==> flow/design.v <==
module clkdivider( input PCLK, input PRESERN, output wire newclk, output wire rise );
reg[1:0] counter;
always@(posedge PCLK)
begin
    if(!PRESERN)
        counter <= 2'd0;
    else
        counter <= counter + 1;
end
assign newclk = counter[1];
assign rise = (counter == 2'b01);
endmodule
module clkdivider_vgaFlash(input PCLK, input PRESERN, output wire newclk, output wire rise );
reg[19:0] counter;
always@(posedge PCLK)
begin
    if(!PRESERN)
        counter <= 20'd0;
    else
        counter <= counter + 1;
end
assign newclk = counter[19];
assign rise = (counter == 20'h7FFFF);
endmodule
module halfclk( input PCLK, input PRESERN, input en, output wire newclk, output wire rise );
reg counter;
always@(posedge PCLK)
begin
    if(!PRESERN)
        counter <= 1'b0;
    else if(en)
        counter <= counter + 1;
end
assign newclk = counter;
assign rise = en & ~counter;
endmodule
module vgacontrol(  
input PCLK, 				 
input PRESERN, 				 
input PSEL, 				 
input PENABLE, 				 
output wire PREADY, 		 
output wire PSLVERR,		 
input PWRITE,				 
input [31:0] PADDR,			 
input wire [31:0] PWDATA,	 
output reg [31:0] PRDATA,	 
output HS, 
output VS, 
output reg vga_R,
output reg vga_G,
output reg vga_B,
input SW,
input SW2,
input SW3
);
assign PSLVERR = 0;
assign PREADY = 1;
reg [31:0] player1;
reg [31:0] player2;
reg [31:0] whichplayer;
reg [31:0] winner;
wire player1_score;
wire player2_score;
wire p1_p;
wire p2_p;
wire p_u;
wire win_out;
wire pwin_out1;
wire pwin_out2;
wire player1_write = (PSEL & PENABLE & PWRITE & (PADDR[11:0] == 12'h104));
wire player2_write = (PSEL & PENABLE & PWRITE & (PADDR[11:0] == 12'h108));
wire whichplayer_write = (PSEL & PENABLE & PWRITE & (PADDR[11:0] == 12'h114));
wire winner_write = (PSEL & PENABLE & PWRITE & (PADDR[11:0] == 12'h118));
wire SWDebounce;
wire SWDebounce2;
wire SWDebounce3;
wire pwin1_out;
wire pwin2_out;
wire quarterclk, quarter_rise;
wire flashclk, flash_rise, half_flash, half_rise, quarter_flash, quarter_flash_rise;
Button_Debouncer db1(PCLK, PRESERN, SW, SWDebounce);
Button_Debouncer db2(PCLK, PRESERN, SW2, SWDebounce2);
Button_Debouncer db3(PCLK, PRESERN, SW3, SWDebounce3);
always @(posedge PCLK) 		 
begin
    if(!PRESERN)
        PRDATA <= 32'd0;
    else if(PADDR[11:0] == 12'h100)
    begin
        PRDATA[31:1] <= 31'h00000000;				 
        PRDATA[0] <= SWDebounce; 	 
    end
    else if(PADDR[11:0] == 12'h104)
    begin				
        PRDATA <= player1;
    end
    else if(PADDR[11:0] == 12'h108)
    begin				
        PRDATA <= player2;
    end
    else if(PADDR[11:0] == 12'h10C)
    begin
        PRDATA[31:1] <= 31'h00000000;				 
        PRDATA[0] <= SWDebounce2; 
    end
    else if(PADDR[11:0] == 12'h114)
    begin				 
        PRDATA <= whichplayer; 
    end
    else if(PADDR[11:0] == 12'h118)
    begin
        PRDATA[31:1] <= 31'h00000000;				 
        PRDATA[0] <= SWDebounce3; 
    end
end
always @(posedge PCLK) 		 
begin
	if(!PRESERN)
    begin
        player1 <= 32'd0;
        player2 <= 32'd0;
        whichplayer <= 32'd0;
        winner <= 32'd0;
    end
    else if(player1_write)
        player1 <= PWDATA;
	else if(player2_write)
        player2 <= PWDATA;
    else if(whichplayer_write)
        whichplayer <= PWDATA;
    else if(winner_write)
        winner <= PWDATA;
end
wire inDisplayArea;
wire [9:0] CounterX;
wire [8:0] CounterY;
hvsync_generator syncgen(.clk(PCLK), .rst(PRESERN), .en(quarter_rise), .vga_h_sync(HS), .vga_v_sync(VS), 
                            .inDisplayArea(inDisplayArea), .CounterX(CounterX), .CounterY(CounterY));
wire border = (CounterX[9:3]==0) || (CounterX[9:3]==79) || (CounterY[8:3]==0) || (CounterY[8:3]==60) || (CounterX[9:3]==40) || (CounterX[9:3]==39);
scoreDraw sd1(player1, player1_score, 32'd16, 32'd22, CounterX, CounterY, 8'd1);
scoreDraw sd2(player2, player2_score, 32'd56, 32'd22, CounterX, CounterY, 8'd1);
pscoreDraw ps1(CounterX, CounterY, 2, 2, 0, p1_p);
pscoreDraw ps2(CounterX, CounterY, 42, 2, 1, p2_p);
whichDraw wd(CounterX, CounterY, whichplayer, p_u);
pwinDraw pw1(PCLK, CounterX, CounterY, 22, 2, 1, pwin1_out);
pwinDraw pw2(PCLK, CounterX, CounterY, 22, 2, 2, pwin2_out);
winnerDraw wn(PCLK, PRESERN, flash_rise, CounterX, CounterY, 10, 40, win_out);
wire R = (winner>0) ? (win_out | ((winner == 1) ? (pwin1_out  | (~win_out&~pwin1_out&flashclk)) : (~win_out&~pwin2_out&flashclk))) : (border | player1_score | player2_score | p1_p);
wire G = (winner>0) ? (win_out | ((winner == 1) ? (~win_out&~pwin1_out&half_flash) : (~win_out&~pwin2_out&half_flash))) : (border | player1_score | player2_score | p_u);
wire B = (winner>0) ? (win_out | ((winner == 2) ? (pwin2_out  | (~win_out&~pwin2_out&quarter_flash)) : (~win_out&~pwin1_out&quarter_flash))) : (border | player1_score | player2_score | p2_p);
clkdivider cd(PCLK, PRESERN, quarterclk, quarter_rise);
clkdivider_vgaFlash cdf(PCLK, PRESERN, flashclk, flash_rise);
halfclk hc1(PCLK, PRESERN, flash_rise, half_flash, half_rise);
halfclk hc2(PCLK, PRESERN, half_rise, quarter_flash, quarter_flash_rise);
always @(posedge PCLK)
begin
  if(!PRESERN)
  begin
    vga_R <= 1'b0;
    vga_G <= 1'b0;
    vga_B <= 1'b0;
  end
  else if(quarter_rise)
  begin
    vga_R <= R & inDisplayArea;
    vga_G <= G & inDisplayArea;
    vga_B <= B & inDisplayArea;
  end
end
endmodule
module hvsync_generator(clk, rst, en, vga_h_sync, vga_v_sync, inDisplayArea, CounterX, CounterY);
input clk;
input rst;
input en;
output vga_h_sync, vga_v_sync;
output inDisplayArea;
output [9:0] CounterX;
output [8:0] CounterY;
reg [9:0] CounterX;
reg [8:0] CounterY;
wire CounterXmaxed = (CounterX==10'h2FF);
always @(posedge clk)
if(!rst)
	CounterX <= 0;
else if(en)
begin
if(CounterXmaxed)
	CounterX <= 0;
else
	CounterX <= CounterX + 1;
end
always @(posedge clk)
if(!rst)
	CounterY <= 0;
else if(en)
begin
if(CounterXmaxed) CounterY <= CounterY + 1;
end
reg	vga_HS, vga_VS;
always @(posedge clk)
if(!rst)
begin
	vga_HS <= 1'b0;
	vga_VS <= 1'b0;
end
else if(en)
begin
	vga_HS <= (CounterX[9:4]==6'h2D);  
	vga_VS <= (CounterY==500);  
end
reg inDisplayArea;
always @(posedge clk)
if(!rst)
	inDisplayArea <= 1'b0;
else if(en)
begin
if(inDisplayArea==0)
	inDisplayArea <= (CounterXmaxed) && (CounterY<480);
else
	inDisplayArea <= !(CounterX==639);
end
assign vga_h_sync = ~vga_HS;
assign vga_v_sync = ~vga_VS;
endmodule
module Button_Debouncer(
input clk,
input rst,  
input PB_in,  
output reg PB_out  
);
    reg [15:0] PB_cnt;  
    reg [1:0] sync;  
    always @(posedge clk)
        sync[1:0] <= {sync[0],~PB_in};
    wire PB_idle = (PB_out==sync[1]);  
    wire PB_cnt_max = &PB_cnt;  
    always @(posedge clk) 
    begin
        if(!rst)
        begin
            PB_cnt <= 16'd0;
            PB_out <= 1'b0;
        end
        else if(PB_idle)
            PB_cnt<= 16'd0;  
        else 
        begin
            PB_cnt<= PB_cnt + 16'd1;  
            if(PB_cnt_max)
            PB_out<= ~PB_out;  
        end
    end
endmodule
module draw(input [31:0]CounterX, input [31:0]CounterY, input [31:0]leftx, input [31:0]rightx, input [31:0]topy, input [31:0]boty, output box);  
    assign box = (((CounterX[9:3]>=leftx) && (CounterX[9:3]<(rightx))) && ((CounterY[8:3]>=topy) && (CounterY[8:3]<(boty))));
endmodule
module numbershift(input [31:0]number, output reg player_shift, input [31:0]x, input [31:0]y, input [31:0]CounterX, input [31:0]CounterY, input [7:0]scale);
    parameter S = 5; parameter C = 16; parameter O = 0; parameter R = 17; parameter E = 18; parameter P = 19; parameter Wl = 20; parameter Wr = 21; parameter N = 22;
    wire box1,box2,box3,box4,box5,box6,box7;    
    draw d1(CounterX, CounterY, x, x+(4 << scale), y, y+(1<<scale), box1);  
    draw d2(CounterX, CounterY, x, x+(4 << scale), y+(8 << scale), y+(8 << scale) + (1 << scale), box2);  
    draw d3(CounterX, CounterY, x, x+(1<<scale), y, y+(4 << scale) + (1 << scale), box3);  
    draw d4(CounterX, CounterY, x, x+(1<<scale), y+(4 << scale), y+(8 << scale) + (1 << scale), box4);  
    draw d5(CounterX, CounterY, x+(4 << scale) - (1 << scale), x+(4 << scale), y, y+(4 << scale) + (1 << scale), box5);  
    draw d6(CounterX, CounterY, x+(4 << scale) - (1 << scale), x+(4 << scale), y+(4 << scale), y+(8 << scale) + (1 << scale), box6);  
    draw d7(CounterX, CounterY, x, x+(4 << scale), y+(4 << scale), y+(4 << scale) + (1 << scale), box7);  
    always @*
    begin
        if(number == 32'd0)
            player_shift = box1 | box2 | box3 | box4 | box5 | box6;
        else if(number == 32'd1)
            player_shift = box3 | box4;
         else if(number == 32'd2)
            player_shift = box1 | box5 | box7 | box4 | box2;
         else if(number == 32'd3)
            player_shift = box1 | box5 | box7 | box6 | box2;
         else if(number == 32'd4)
            player_shift = box3 | box5 | box6 | box7;
         else if(number == 32'd5)
            player_shift = box1 | box2 | box3 | box6 | box7;        
         else if(number == 32'd6)
            player_shift = box1 | box2 | box3 | box4 | box6 | box7;        
         else if(number == 32'd7)
            player_shift = box1 | box5 | box6;        
         else if(number == 32'd8)
            player_shift = box1 | box2 | box3 | box4 | box5 | box6 | box7;        
         else if(number == 32'd9)
            player_shift = box1 | box3 | box5 | box6 | box7;
         else if(number == 32'd16)
            player_shift = box1 | box2 | box3 | box4;
         else if(number == 32'd17)
            player_shift = box1 | box3 | box4;
         else if(number == 32'd18)
            player_shift = box1 | box2 | box3 | box4 | box7;  
         else if(number == 32'd19)
            player_shift = box1 | box3 | box4 | box5 | box7;
         else if(number == 32'd20)
            player_shift = box2 | box3 | box4 | box6;
         else if(number == 32'd21)
            player_shift = box2 | box5 | box6;         
         else if(number == 32'd22)
            player_shift = box1 | box3 | box4 | box5 | box6;
         else
            player_shift = 0;
    end
endmodule
module scoreDraw(input [31:0]number, output reg player_shift, input [31:0]x, input [31:0]y, input [31:0]CounterX, input [31:0]CounterY, input [7:0]scale);
    wire player_shift1, player_shift2, player_shift3;
    numbershift n1(number, player_shift1, x, y, CounterX, CounterY, scale);
    numbershift n2(32'd1, player_shift2, x-5, y, CounterX, CounterY, scale);
    numbershift n3(number-10, player_shift3, x+5, y, CounterX, CounterY, scale);
    always @*
    begin
        if(number < 10 || number >15)
            player_shift = player_shift1;
        else
            player_shift = player_shift2 | player_shift3;
    end
endmodule
module pscoreDraw(input [31:0]CounterX, input [31:0]CounterY, input [31:0]x, input [31:0]y, input player, output player_shift);
    parameter spacing = 5;
    wire p, one_two, s, c, o, r, e;
    numbershift ns1(19, p, x, y, CounterX, CounterY, 0);  
    numbershift ns2(player+1, one_two, x+5, y, CounterX, CounterY, 0);  
    numbershift ns3(5, s, x+12, y, CounterX, CounterY, 0);  
    numbershift ns4(16, c, x+17, y, CounterX, CounterY, 0);  
    numbershift ns5(0, o, x+22, y, CounterX, CounterY, 0);  
    numbershift ns6(17, r, x+27, y, CounterX, CounterY, 0);  
    numbershift ns7(18, e, x+32, y, CounterX, CounterY, 0);  
    assign player_shift = p | one_two | s | c | o | r | e;
endmodule
module winnerDraw(input clk, input rst, input en, input [31:0]CounterX, input [31:0]CounterY, input [31:0]x, input [31:0]y, output win_out);
    wire w1, w2, i, n1, n2, e, r;
    reg tiny;
    always@(posedge clk)
    begin
        if(!rst)
            tiny <= 1'b0;
        else if(en)
            tiny <= ~tiny;
    end
    numbershift ns1(20, w1, x, y, CounterX, CounterY, 1);  
    numbershift ns2(21, w2, x+7, y, CounterX, CounterY, 1);  
    numbershift ns3(1, i, x+20, y, CounterX, CounterY, 1);  
    numbershift ns4(22, n1, x+26, y, CounterX, CounterY, 1);  
    numbershift ns5(22, n2, x+36, y, CounterX, CounterY, 1);  
    numbershift ns6(18, e, x+46, y, CounterX, CounterY, 1);  
    numbershift ns7(17, r, x+56, y, CounterX, CounterY, 1);  
    assign win_out = (w1 | w2 | i | n1 | n2 | e | r) & tiny;
endmodule
module pwinDraw(input clk, input [31:0]CounterX, input [31:0]CounterY, input [31:0]x, input [31:0]y, input [31:0]winner, output pwin_out);
    parameter spacing = 5;
    wire p, num;
    numbershift ns1(19, p, x, y, CounterX, CounterY, 2);  
    numbershift ns2(winner, num, x+24, y, CounterX, CounterY, 2);  
    assign pwin_out = (p | num);
endmodule
module whichDraw(input [31:0]CounterX, input [31:0]CounterY, input [31:0]player, output underline);
    wire box1, box2;
    draw d1(CounterX, CounterY, 2, 38, 12, 13, box1);
    draw d2(CounterX, CounterY, 43, 78, 12, 13, box2);
    assign underline = (player[0]) ? box2: box1;
endmodule
Wiki page: vgacontrol / tool data

Reports on vgacontrol
Tool output for the design above before and after an edit, in the order of the flow.
Lines under "before" count in the file above, lines under "after" in the edited file.
"diff" is "after" less "before", of the values as shown.
Operators carry their Yosys type and port widths (W data, S select, Z words).
{"block": "inputs", "top": "vgacontrol", "clk_port": "PCLK", "cell_library": "sky130hd", "pvt_corner": "tt_025C_1v80"}

Edit of the RTL
Unified diff, file above to edited file.
This change comes from a script, not from a designer; no optimisation was intended.
begin of diff
@@ -262,5 +262,9 @@
     draw d2(CounterX, CounterY, x, x+(4 << scale), y+(8 << scale), y+(8 << scale) + (1 << scale), box2);  
     draw d3(CounterX, CounterY, x, x+(1<<scale), y, y+(4 << scale) + (1 << scale), box3);  
-    draw d4(CounterX, CounterY, x, x+(1<<scale), y+(4 << scale), y+(8 << scale) + (1 << scale), box4);  
+    wire box4_p, box4_n;
+    draw d4(CounterX, CounterY, x, x+(1<<scale), y+(4 << scale), y+(8 << scale) + (1 << scale), box4_p);  
+    draw d4_x (CounterX, CounterY, ~x, x+(1<<scale), y+(4 << scale), y+(8 << scale) + (1 << scale),
+        box4_n);
+    assign box4 = box4_p ^ box4_n;
     draw d5(CounterX, CounterY, x+(4 << scale) - (1 << scale), x+(4 << scale), y, y+(4 << scale) + (1 << scale), box5);  
     draw d6(CounterX, CounterY, x+(4 << scale) - (1 << scale), x+(4 << scale), y+(4 << scale), y+(8 << scale) + (1 << scale), box6);  
end of diff

Word-level counts
Source: Yosys, flattened and elaborated, memories not mapped. Widths are those after wreduce. Registers that Yosys merges into a memory's read port (data or address) are not register bits. Print and check cells do not count. Equal cells are merged and count once.
{"block": "classes", "element": "n_addsub", "before": 11, "after": 11, "diff": 0}
{"block": "classes", "element": "muxes", "before": 90, "after": 90, "diff": 0}
{"block": "classes", "element": "n_eq", "before": 85, "after": 85, "diff": 0}
{"block": "classes", "element": "reduce_and_logical", "before": 252, "after": 303, "diff": 51}
{"block": "classes", "element": "n_shift", "before": 0, "after": 0, "diff": 0}
{"block": "classes", "element": "n_cmp", "before": 110, "after": 134, "diff": 24}
{"block": "classes", "element": "logic", "before": 291, "after": 317, "diff": 26}
{"block": "classes", "element": "mul", "before": 0, "after": 0, "diff": 0}
{"block": "classes", "element": "n_div", "before": 0, "after": 0, "diff": 0}
{"block": "ops", "op": "$logic_and A1 B1 Y1", "before": 225, "after": 276, "diff": 51}
{"block": "ops", "op": "$xor A1 B1 Y1", "before": 0, "after": 26, "diff": 26}
{"block": "ops", "op": "$ge A7 B32 Y1 const B", "before": 0, "after": 24, "diff": 24}
{"block": "ops", "op": "$or A1 B1 Y1", "before": 252, "after": 252, "diff": 0}
{"block": "ops", "op": "$mux W1", "before": 84, "after": 84, "diff": 0}
{"block": "ops", "op": "$eq A32 B5 Y1 const B", "before": 28, "after": 28, "diff": 0}
{"block": "ops", "op": "$not A1 Y1", "before": 20, "after": 20, "diff": 0}
{"block": "ops", "op": "$and A1 B1 Y1", "before": 19, "after": 19, "diff": 0}
{"block": "ops", "op": "$ge A7 B6 Y1 const B", "before": 17, "after": 17, "diff": 0}
{"block": "ops", "op": "$lt A7 B6 Y1 const B", "before": 17, "after": 17, "diff": 0}
{"block": "ops", "op": "$eq A32 B3 Y1 const B", "before": 16, "after": 16, "diff": 0}
{"block": "ops", "op": "$ge A7 B5 Y1 const B", "before": 10, "after": 10, "diff": 0}
{"block": "ops", "op": "$eq A32 B2 Y1 const B", "before": 9, "after": 9, "diff": 0}
{"block": "ops", "op": "$lt A7 B5 Y1 const B", "before": 9, "after": 9, "diff": 0}
{"block": "ops", "op": "$lt A7 B7 Y1 const B", "before": 9, "after": 9, "diff": 0}
{"block": "ops", "op": "$eq A32 B4 Y1 const B", "before": 8, "after": 8, "diff": 0}
{"block": "ops", "op": "$logic_or A1 B1 Y1", "before": 7, "after": 7, "diff": 0}
{"block": "ops", "op": "$eq A12 B9 Y1 const B", "before": 6, "after": 6, "diff": 0}
{"block": "ops", "op": "$lt A6 B6 Y1 const B", "before": 6, "after": 6, "diff": 0}
{"block": "ops", "op": "$eq A32 B1 Y1 const B", "before": 5, "after": 5, "diff": 0}
{"block": "ops", "op": "$ge A6 B6 Y1 const B", "before": 5, "after": 5, "diff": 0}
{"block": "ops", "op": "$ge A7 B7 Y1 const B", "before": 5, "after": 5, "diff": 0}
{"block": "ops", "op": "$mux W31", "before": 5, "after": 5, "diff": 0}
{"block": "ops", "op": "$logic_not A32 Y1", "before": 4, "after": 4, "diff": 0}
{"block": "ops", "op": "$lt A7 B4 Y1 const B", "before": 4, "after": 4, "diff": 0}
{"block": "ops", "op": "$reduce_or A2 Y1", "before": 4, "after": 4, "diff": 0}
{"block": "ops", "op": "$add A16 B1 Y16 const B", "before": 3, "after": 3, "diff": 0}
{"block": "ops", "op": "$eq A1 B1 Y1", "before": 3, "after": 3, "diff": 0}
The list need not be complete.
{"block": "word_totals", "element": "latch_bits", "before": 0, "after": 0, "diff": 0}
{"block": "word_totals", "element": "register_bits", "before": 267, "after": 267, "diff": 0}
{"block": "word_totals", "element": "ramBits", "before": 0, "after": 0, "diff": 0}
{"block": "word_totals", "element": "clocked_rd_ports_x_width", "before": 0, "after": 0, "diff": 0}
{"block": "word_totals", "element": "n_memories", "before": 0, "after": 0, "diff": 0}
{"block": "word_totals", "element": "romBits", "before": 0, "after": 0, "diff": 0}

Longest topological paths
Yosys ltp: most cells in a row. Word level: on the elaborated netlist, between registers, memories and ports. Mapped: between sequential cells and ports; inverters and the memories' decode and read muxes count.
{"block": "depth", "element": "depth_word", "before": 31, "after": 31, "diff": 0}
{"block": "depth", "element": "ABC_AREA", "before": "0", "after": "0"}
{"block": "depth", "element": "mapped_depth", "before": 13, "after": 12, "diff": -1}

After synthesis
Yosys stat after the flow's synthesis: flattened, memories mapped to cells. It holds for the ABC_AREA given above (unset counts as 0); a run with the other value may have another netlist.
{"block": "synth_totals", "element": "sequential_area_um2", "before": 5345.1, "after": 5345.1, "diff": 0.0}
{"block": "synth_totals", "element": "ffs", "before": 267, "after": 267, "diff": 0}
{"block": "synth_totals", "element": "mapped_cells", "before": 1869, "after": 1878, "diff": 9}
{"block": "synth_totals", "element": "yosys_area_um2", "before": 14443.9, "after": 14315.0, "diff": -128.9}
{"block": "types", "cell": "sky130_fd_sc_hd__nor2_1", "before": 124, "after": 168, "diff": 44}
{"block": "types", "cell": "sky130_fd_sc_hd__a222oi_1", "before": 31, "after": 0, "diff": -31}
{"block": "types", "cell": "sky130_fd_sc_hd__o22ai_1", "before": 9, "after": 39, "diff": 30}
{"block": "types", "cell": "sky130_fd_sc_hd__nand2_1", "before": 389, "after": 363, "diff": -26}
{"block": "types", "cell": "sky130_fd_sc_hd__a21oi_1", "before": 87, "after": 109, "diff": 22}
{"block": "types", "cell": "sky130_fd_sc_hd__nor4_1", "before": 35, "after": 18, "diff": -17}
{"block": "types", "cell": "sky130_fd_sc_hd__or3_1", "before": 21, "after": 12, "diff": -9}
{"block": "types", "cell": "sky130_fd_sc_hd__a211oi_1", "before": 16, "after": 7, "diff": -9}
{"block": "types", "cell": "sky130_fd_sc_hd__clkbuf_1", "before": 112, "after": 119, "diff": 7}
{"block": "types", "cell": "sky130_fd_sc_hd__xnor2_1", "before": 41, "after": 47, "diff": 6}
{"block": "types", "cell": "sky130_fd_sc_hd__o31ai_1", "before": 11, "after": 5, "diff": -6}
{"block": "types", "cell": "sky130_fd_sc_hd__o32ai_1", "before": 2, "after": 8, "diff": 6}
{"block": "types", "cell": "sky130_fd_sc_hd__a22oi_1", "before": 1, "after": 7, "diff": 6}
{"block": "types", "cell": "sky130_fd_sc_hd__and2_1", "before": 29, "after": 34, "diff": 5}
{"block": "types", "cell": "sky130_fd_sc_hd__o21a_1", "before": 10, "after": 5, "diff": -5}
{"block": "types", "cell": "sky130_fd_sc_hd__o21bai_1", "before": 5, "after": 0, "diff": -5}
{"block": "types", "cell": "sky130_fd_sc_hd__buf_1", "before": 9, "after": 5, "diff": -4}
{"block": "types", "cell": "sky130_fd_sc_hd__o221ai_1", "before": 5, "after": 1, "diff": -4}
The list need not be complete.
By module: a second synthesis without flattening, with its own total; a netlist apart from the flattened one above.
{"block": "unflattened", "element": "cells_unflattened", "before": 80398, "after": 84800, "diff": 4402}
{"block": "unflattened", "element": "hier_area_um2", "before": 579482.0, "after": 603530.1, "diff": 24048.1}
Rows give one instance, submodules left out.
{"block": "modules_before", "module": "numbershift", "mod_area_um2": 12096.6, "instances": 31, "n_cells": 1670}
{"block": "modules_before", "module": "draw", "mod_area_um2": 813.3, "instances": 219, "n_cells": 115}
{"block": "modules_before", "module": "(no name shown)", "mod_area_um2": 3409.5, "instances": 2, "n_cells": 474}
{"block": "modules_before", "module": "vgacontrol", "mod_area_um2": 6461.2, "instances": 1, "n_cells": 768}
{"block": "modules_before", "module": "(no name shown)", "mod_area_um2": 1924.3, "instances": 2, "n_cells": 292}
{"block": "modules_before", "module": "winnerDraw", "mod_area_um2": 3577.2, "instances": 1, "n_cells": 491}
{"block": "modules_before", "module": "Button_Debouncer", "mod_area_um2": 812.0, "instances": 3, "n_cells": 83}
{"block": "modules_before", "module": "pwinDraw", "mod_area_um2": 554.3, "instances": 2, "n_cells": 81}
{"block": "modules_before", "module": "hvsync_generator", "mod_area_um2": 1059.8, "instances": 1, "n_cells": 123}
{"block": "modules_before", "module": "clkdivider_vgaFlash", "mod_area_um2": 867.1, "instances": 1, "n_cells": 101}
{"block": "modules_before", "module": "halfclk", "mod_area_um2": 47.5, "instances": 2, "n_cells": 4}
{"block": "modules_before", "module": "clkdivider", "mod_area_um2": 83.8, "instances": 1, "n_cells": 6}
{"block": "modules_before", "module": "whichDraw", "mod_area_um2": 22.5, "instances": 1, "n_cells": 3}
{"block": "modules_after", "module": "numbershift", "mod_area_um2": 12059.1, "instances": 31, "n_cells": 1697}
{"block": "modules_after", "module": "draw", "mod_area_um2": 813.3, "instances": 250, "n_cells": 115}
{"block": "modules_after", "module": "(no name shown)", "mod_area_um2": 3409.5, "instances": 2, "n_cells": 474}
{"block": "modules_after", "module": "vgacontrol", "mod_area_um2": 6461.2, "instances": 1, "n_cells": 768}
{"block": "modules_after", "module": "(no name shown)", "mod_area_um2": 1924.3, "instances": 2, "n_cells": 292}
{"block": "modules_after", "module": "winnerDraw", "mod_area_um2": 3577.2, "instances": 1, "n_cells": 491}
{"block": "modules_after", "module": "Button_Debouncer", "mod_area_um2": 812.0, "instances": 3, "n_cells": 83}
{"block": "modules_after", "module": "pwinDraw", "mod_area_um2": 554.3, "instances": 2, "n_cells": 81}
{"block": "modules_after", "module": "hvsync_generator", "mod_area_um2": 1059.8, "instances": 1, "n_cells": 123}
{"block": "modules_after", "module": "clkdivider_vgaFlash", "mod_area_um2": 867.1, "instances": 1, "n_cells": 101}
{"block": "modules_after", "module": "halfclk", "mod_area_um2": 47.5, "instances": 2, "n_cells": 4}
{"block": "modules_after", "module": "clkdivider", "mod_area_um2": 83.8, "instances": 1, "n_cells": 6}
{"block": "modules_after", "module": "whichDraw", "mod_area_um2": 22.5, "instances": 1, "n_cells": 3}

Path before layout
OpenSTA on the mapped netlist: ideal clock, no wires. The path of least setup slack (recovery checks aside). Input and output delay are each 20% of the period. Register names are those of the netlist, which keeps one name where synthesis merged equal registers.
{"block": "synth_timing", "element": "path_type", "before": "in2reg", "after": "in2reg"}
{"block": "synth_timing", "element": "startpoint", "before": "input port PADDR[1]", "after": "input port PADDR[10]"}
{"block": "synth_timing", "element": "endpoint", "before": "register player1[0]", "after": "register whichplayer[10]"}
{"block": "synth_timing", "element": "tclk_ps", "before": 10000, "after": 10000, "diff": 0}
{"block": "synth_timing", "element": "path_slack_ps", "before": 6206, "after": 6168, "diff": -38}
{"block": "synth_timing", "element": "stages", "before": 9, "after": 9, "diff": 0}
{"block": "synth_timing", "element": "arrival_ps", "before": 3671, "after": 3756, "diff": 85}
{"block": "synth_timing", "element": "t_first_pin_ps", "before": 2000, "after": 2000, "diff": 0}
{"block": "synth_timing", "element": "path_delay_ps", "before": 1793, "after": 1832, "diff": 39}
{"block": "synth_timing", "element": "setup_time_ps", "before": 122, "after": 76, "diff": -46}
{"block": "synth_timing", "element": "t_required_ps", "before": 9878, "after": 9924, "diff": 46}
{"block": "synth_timing", "element": "period_less_setup_slack_ps", "before": 3794, "after": 3832, "diff": 38}
"path_delay_ps" = arrival - input delay + setup time.
"stages" counts driving pins, that of a launching flip-flop among them; a cell with two outputs on the path counts twice.
"period_less_setup_slack_ps" = period - worst setup slack (recovery checks aside). The figure is calculated, with input and output delays left at 20% of the set period.
The rows between start and end are the longest chain of elaborated cells between them; the timing report does not say that the signal goes this way. Where chains are equally long, one stands for them.
Each line given opens the expression or statement behind the cell; cells for indexed reads and writes are added by Yosys, which also makes memories of some case tables.
{"block": "synth_between_before", "cell_sequence": "sky130_fd_sc_hd__nor4_1 sky130_fd_sc_hd__and3_1 sky130_fd_sc_hd__nand2_1 sky130_fd_sc_hd__or3_1 sky130_fd_sc_hd__or2_2 sky130_fd_sc_hd__clkbuf_1 sky130_fd_sc_hd__clkbuf_1 sky130_fd_sc_hd__nand2_1 sky130_fd_sc_hd__a21boi_0", "elab_chain_cells": 2}
{"block": "synth_lines_before", "element": "from (decl)", "line_no": 45, "rtl": "input [31:0] PADDR,"}
{"block": "synth_lines_before", "element": "$eq A12 B9 Y1", "line_no": 71, "rtl": "wire player1_write = (PSEL & PENABLE & PWRITE & (PADDR[11:0] == 12'h104));"}
{"block": "synth_lines_before", "element": "$and A1 B1 Y1", "line_no": 71}
{"block": "synth_lines_before", "element": "to (assign)", "line_no": 121, "rtl": "player1 <= 32'd0;"}
{"block": "synth_lines_before", "element": "to (assign)", "line_no": 127, "rtl": "player1 <= PWDATA;"}
{"block": "synth_lines_before", "element": "to (decl)", "line_no": 59, "rtl": "reg [31:0] player1;"}
{"block": "synth_between_after", "cell_sequence": "sky130_fd_sc_hd__nor4_1 sky130_fd_sc_hd__and4_1 sky130_fd_sc_hd__nand2_1 sky130_fd_sc_hd__nor3_1 sky130_fd_sc_hd__nor2b_1 sky130_fd_sc_hd__clkbuf_1 sky130_fd_sc_hd__clkbuf_1 sky130_fd_sc_hd__nand2_1 sky130_fd_sc_hd__a21boi_0", "elab_chain_cells": 4}
{"block": "synth_lines_after", "element": "from (decl)", "line_no": 45, "rtl": "input [31:0] PADDR,"}
{"block": "synth_lines_after", "element": "$eq A12 B9 Y1", "line_no": 72, "rtl": "wire player2_write = (PSEL & PENABLE & PWRITE & (PADDR[11:0] == 12'h108));"}
{"block": "synth_lines_after", "element": "$and A1 B1 Y1", "line_no": 72}
{"block": "synth_lines_after", "element": "$not A1 Y1"}
{"block": "synth_lines_after", "element": "$reduce_and A3 Y1"}
{"block": "synth_lines_after", "element": "to (assign)", "line_no": 123, "rtl": "whichplayer <= 32'd0;"}
{"block": "synth_lines_after", "element": "to (assign)", "line_no": 131, "rtl": "whichplayer <= PWDATA;"}
{"block": "synth_lines_after", "element": "to (decl)", "line_no": 61, "rtl": "reg [31:0] whichplayer;"}

Timing after layout
From the final timing report of the runs of pair 1: the path of least setup slack in the routed layout; clock arrival at registers is part of the times.
The path's times are printed in steps of 10 ps; the period is the one set.
{"block": "layout_timing", "element": "path_type", "before": "reg2reg", "after": "reg2reg"}
{"block": "layout_timing", "element": "startpoint", "before": "register syncgen.CounterY[7]", "after": "register syncgen.CounterX[5]"}
{"block": "layout_timing", "element": "endpoint", "before": "register vga_R", "after": "register vga_R"}
{"block": "layout_timing", "element": "t_required_ps", "before": 4930, "after": 4900, "diff": -30}
{"block": "layout_timing", "element": "path_slack_ps", "before": 750, "after": 660, "diff": -90}
{"block": "layout_timing", "element": "setup_time_ps", "before": 70, "after": 110, "diff": 40}
{"block": "layout_timing", "element": "arrival_ps", "before": 4180, "after": 4240, "diff": 60}
{"block": "layout_timing", "element": "tclk_ps", "before": 4450, "after": 4450, "diff": 0}
{"block": "layout_timing", "element": "stages", "before": 11, "after": 10, "diff": -1}
{"block": "layout_timing", "element": "t_first_pin_ps", "before": 550, "after": 570, "diff": 20}
The rows between start and end are the longest chain of elaborated cells between them; the timing report does not say that the signal goes this way. Where chains are equally long, one stands for them.
At most two assigning lines are given for a register; there are more.
{"block": "layout_between_before", "cell_sequence": "sky130_fd_sc_hd__dfxtp_1 sky130_fd_sc_hd__nor2b_1 sky130_fd_sc_hd__nand2_1 sky130_fd_sc_hd__a21oi_1 sky130_fd_sc_hd__a211oi_1 sky130_fd_sc_hd__o21ai_0 sky130_fd_sc_hd__or3b_1 sky130_fd_sc_hd__o2111ai_1 sky130_fd_sc_hd__a2111oi_2 sky130_fd_sc_hd__buf_4 sky130_fd_sc_hd__a21oi_1", "elab_chain_cells": 31}
{"block": "layout_lines_before", "element": "from (decl)", "line_no": 179, "rtl": "output [8:0] CounterY;"}
{"block": "layout_lines_before", "element": "from (assign)", "line_no": 195, "rtl": "CounterY <= 0;"}
{"block": "layout_lines_before", "element": "from (assign)", "line_no": 198, "rtl": "if(CounterXmaxed) CounterY <= CounterY + 1;"}
{"block": "layout_lines_before", "element": "$ge A6 B5 Y1", "line_no": 256, "rtl": "assign box = (((CounterX[9:3]>=leftx) && (CounterX[9:3]<(rightx))) && ((CounterY[8:3]>=topy) && (CounterY[8:3] ..."}
{"block": "layout_lines_before", "element": "$logic_and A1 B1 Y1 x2", "line_no": 256}
{"block": "layout_lines_before", "element": "$or A1 B1 Y1 x4", "line_no": 303, "rtl": "player_shift = box1 | box3 | box4 | box5 | box6;"}
{"block": "layout_lines_before", "element": "$mux W1", "line_no": 302, "rtl": "else if(number == 32'd22)"}
{"block": "layout_lines_before", "element": "$mux W1", "line_no": 300, "rtl": "else if(number == 32'd21)"}
{"block": "layout_lines_before", "element": "$mux W1", "line_no": 298, "rtl": "else if(number == 32'd20)"}
{"block": "layout_lines_before", "element": "$mux W1", "line_no": 296, "rtl": "else if(number == 32'd19)"}
{"block": "layout_lines_before", "element": "[... 11 more ...]"}
{"block": "layout_lines_before", "element": "$mux W1", "line_no": 272, "rtl": "else if(number == 32'd1)"}
{"block": "layout_lines_before", "element": "$mux W1", "line_no": 270, "rtl": "if(number == 32'd0)"}
{"block": "layout_lines_before", "element": "$or A1 B1 Y1", "line_no": 318, "rtl": "player_shift = player_shift2 | player_shift3;"}
{"block": "layout_lines_before", "element": "$mux W1", "line_no": 315, "rtl": "if(number < 10 || number >15)"}
{"block": "layout_lines_before", "element": "$or A1 B1 Y1 x3", "line_no": 149, "rtl": "wire R = (winner>0) ? (win_out | ((winner == 1) ? (pwin1_out  | (~win_out&~pwin1_out&flashclk)) : (~win_out&~p ..."}
{"block": "layout_lines_before", "element": "$mux W1", "line_no": 149}
{"block": "layout_lines_before", "element": "$and A1 B1 Y1", "line_no": 166, "rtl": "vga_R <= R & inDisplayArea;"}
{"block": "layout_lines_before", "element": "to (assign)", "line_no": 160, "rtl": "vga_R <= 1'b0;"}
{"block": "layout_lines_before", "element": "to (assign)", "line_no": 166}
{"block": "layout_lines_before", "element": "to (decl)", "line_no": 50, "rtl": "output reg vga_R,"}
{"block": "layout_between_after", "cell_sequence": "sky130_fd_sc_hd__dfxtp_1 sky130_fd_sc_hd__or2_2 sky130_fd_sc_hd__nor3_1 sky130_fd_sc_hd__a211oi_1 sky130_fd_sc_hd__o211ai_1 sky130_fd_sc_hd__o21ai_0 sky130_fd_sc_hd__o31ai_1 sky130_fd_sc_hd__a221oi_1 sky130_fd_sc_hd__o2111ai_1 sky130_fd_sc_hd__o31a_1", "elab_chain_cells": 31}
{"block": "layout_lines_after", "element": "from (decl)", "line_no": 178, "rtl": "output [9:0] CounterX;"}
{"block": "layout_lines_after", "element": "from (assign)", "line_no": 185, "rtl": "CounterX <= 0;"}
{"block": "layout_lines_after", "element": "from (assign)", "line_no": 191, "rtl": "CounterX <= CounterX + 1;"}
{"block": "layout_lines_after", "element": "$ge A7 B5 Y1", "line_no": 256, "rtl": "assign box = (((CounterX[9:3]>=leftx) && (CounterX[9:3]<(rightx))) && ((CounterY[8:3]>=topy) && (CounterY[8:3] ..."}
{"block": "layout_lines_after", "element": "$logic_and A1 B1 Y1 x2", "line_no": 256}
{"block": "layout_lines_after", "element": "$or A1 B1 Y1 x4", "line_no": 307, "rtl": "player_shift = box1 | box3 | box4 | box5 | box6;"}
{"block": "layout_lines_after", "element": "$mux W1", "line_no": 306, "rtl": "else if(number == 32'd22)"}
{"block": "layout_lines_after", "element": "$mux W1", "line_no": 304, "rtl": "else if(number == 32'd21)"}
{"block": "layout_lines_after", "element": "$mux W1", "line_no": 302, "rtl": "else if(number == 32'd20)"}
{"block": "layout_lines_after", "element": "$mux W1", "line_no": 300, "rtl": "else if(number == 32'd19)"}
{"block": "layout_lines_after", "element": "[... 11 more ...]"}
{"block": "layout_lines_after", "element": "$mux W1", "line_no": 276, "rtl": "else if(number == 32'd1)"}
{"block": "layout_lines_after", "element": "$mux W1", "line_no": 274, "rtl": "if(number == 32'd0)"}
{"block": "layout_lines_after", "element": "$or A1 B1 Y1", "line_no": 322, "rtl": "player_shift = player_shift2 | player_shift3;"}
{"block": "layout_lines_after", "element": "$mux W1", "line_no": 319, "rtl": "if(number < 10 || number >15)"}
{"block": "layout_lines_after", "element": "$or A1 B1 Y1 x3", "line_no": 149, "rtl": "wire R = (winner>0) ? (win_out | ((winner == 1) ? (pwin1_out  | (~win_out&~pwin1_out&flashclk)) : (~win_out&~p ..."}
{"block": "layout_lines_after", "element": "$mux W1", "line_no": 149}
{"block": "layout_lines_after", "element": "$and A1 B1 Y1", "line_no": 166, "rtl": "vga_R <= R & inDisplayArea;"}
{"block": "layout_lines_after", "element": "to (assign)", "line_no": 160, "rtl": "vga_R <= 1'b0;"}
{"block": "layout_lines_after", "element": "to (assign)", "line_no": 166}
{"block": "layout_lines_after", "element": "to (decl)", "line_no": 50, "rtl": "output reg vga_R,"}

Layout results
Both versions went through the flow (Yosys, OpenROAD) with the same settings in each pair. Constraints: input delay and output delay 20% of the set period each, output load 0.01 pF.
{"block": "settings_pair_1", "CORE_UTILIZATION": 40, "PLACE_DENSITY": 0.6, "period_ns": 4.45, "CAP_MARGIN": 20, "CORE_MARGIN": 2, "SLEW_MARGIN": 20}
{"block": "results_pair_1", "element": "final_setup_tns_ps", "before": 0, "after": 0, "diff": 0}
{"block": "results_pair_1", "element": "worst_hold_slack_ps", "before": 327, "after": 328, "diff": 1}
{"block": "results_pair_1", "element": "setup_worst_slack_ps", "before": 753, "after": 665, "diff": -88}
{"block": "results_pair_1", "element": "final_util_pct", "before": 46.9, "after": 46.7, "diff": -0.2}
{"block": "results_pair_1", "element": "design.die.area_um2", "before": 37645.7, "after": 37316.6, "diff": -329.1}
{"block": "results_pair_1", "element": "final_cell_area_um2", "before": 16681.0, "after": 16527.1, "diff": -153.9}
{"block": "results_pair_1", "element": "totalPower_uw", "before": 4868, "after": 4973, "diff": 105}
{"block": "results_pair_1", "element": "achieved_clock_period_ps", "before": 3697, "after": 3785, "diff": 88}
{"block": "results_pair_1", "element": "yosys.chip_area_um2", "before": 14443.9, "after": 14315.0, "diff": -128.9}
{"block": "settings_pair_2", "CAP_MARGIN": 10, "CORE_ASPECT_RATIO": 1.62, "CORE_UTILIZATION": 67, "GPL_ROUTABILITY_DRIVEN": 0, "PLACE_DENSITY_LB_ADDON": 0.12, "period_ns": 3.18, "CORE_MARGIN": 2, "SLEW_MARGIN": 20}
{"block": "results_pair_2", "element": "final_setup_tns_ps", "before": 0, "after": 0, "diff": 0}
{"block": "results_pair_2", "element": "worst_hold_slack_ps", "before": 340, "after": 329, "diff": -11}
{"block": "results_pair_2", "element": "setup_worst_slack_ps", "before": 9, "after": 58, "diff": 49}
{"block": "results_pair_2", "element": "final_util_pct", "before": 83.2, "after": 80.2, "diff": -3.0}
{"block": "results_pair_2", "element": "design.die.area_um2", "before": 22782.5, "after": 22584.4, "diff": -198.1}
{"block": "results_pair_2", "element": "final_cell_area_um2", "before": 17690.7, "after": 17000.1, "diff": -690.6}
{"block": "results_pair_2", "element": "totalPower_uw", "before": 6671, "after": 6787, "diff": 116}
{"block": "results_pair_2", "element": "achieved_clock_period_ps", "before": 3171, "after": 3122, "diff": -49}
{"block": "results_pair_2", "element": "yosys.chip_area_um2", "before": 14443.9, "after": 14315.0, "diff": -128.9}
"achieved_clock_period_ps" is the run's clock period less its worst setup slack. It is reckoned from that one timing run; input and output delays stay at 20% of the period that was set.
"totalPower_uw" rests on the timing tool's default activity at the inputs, not on a simulated workload.
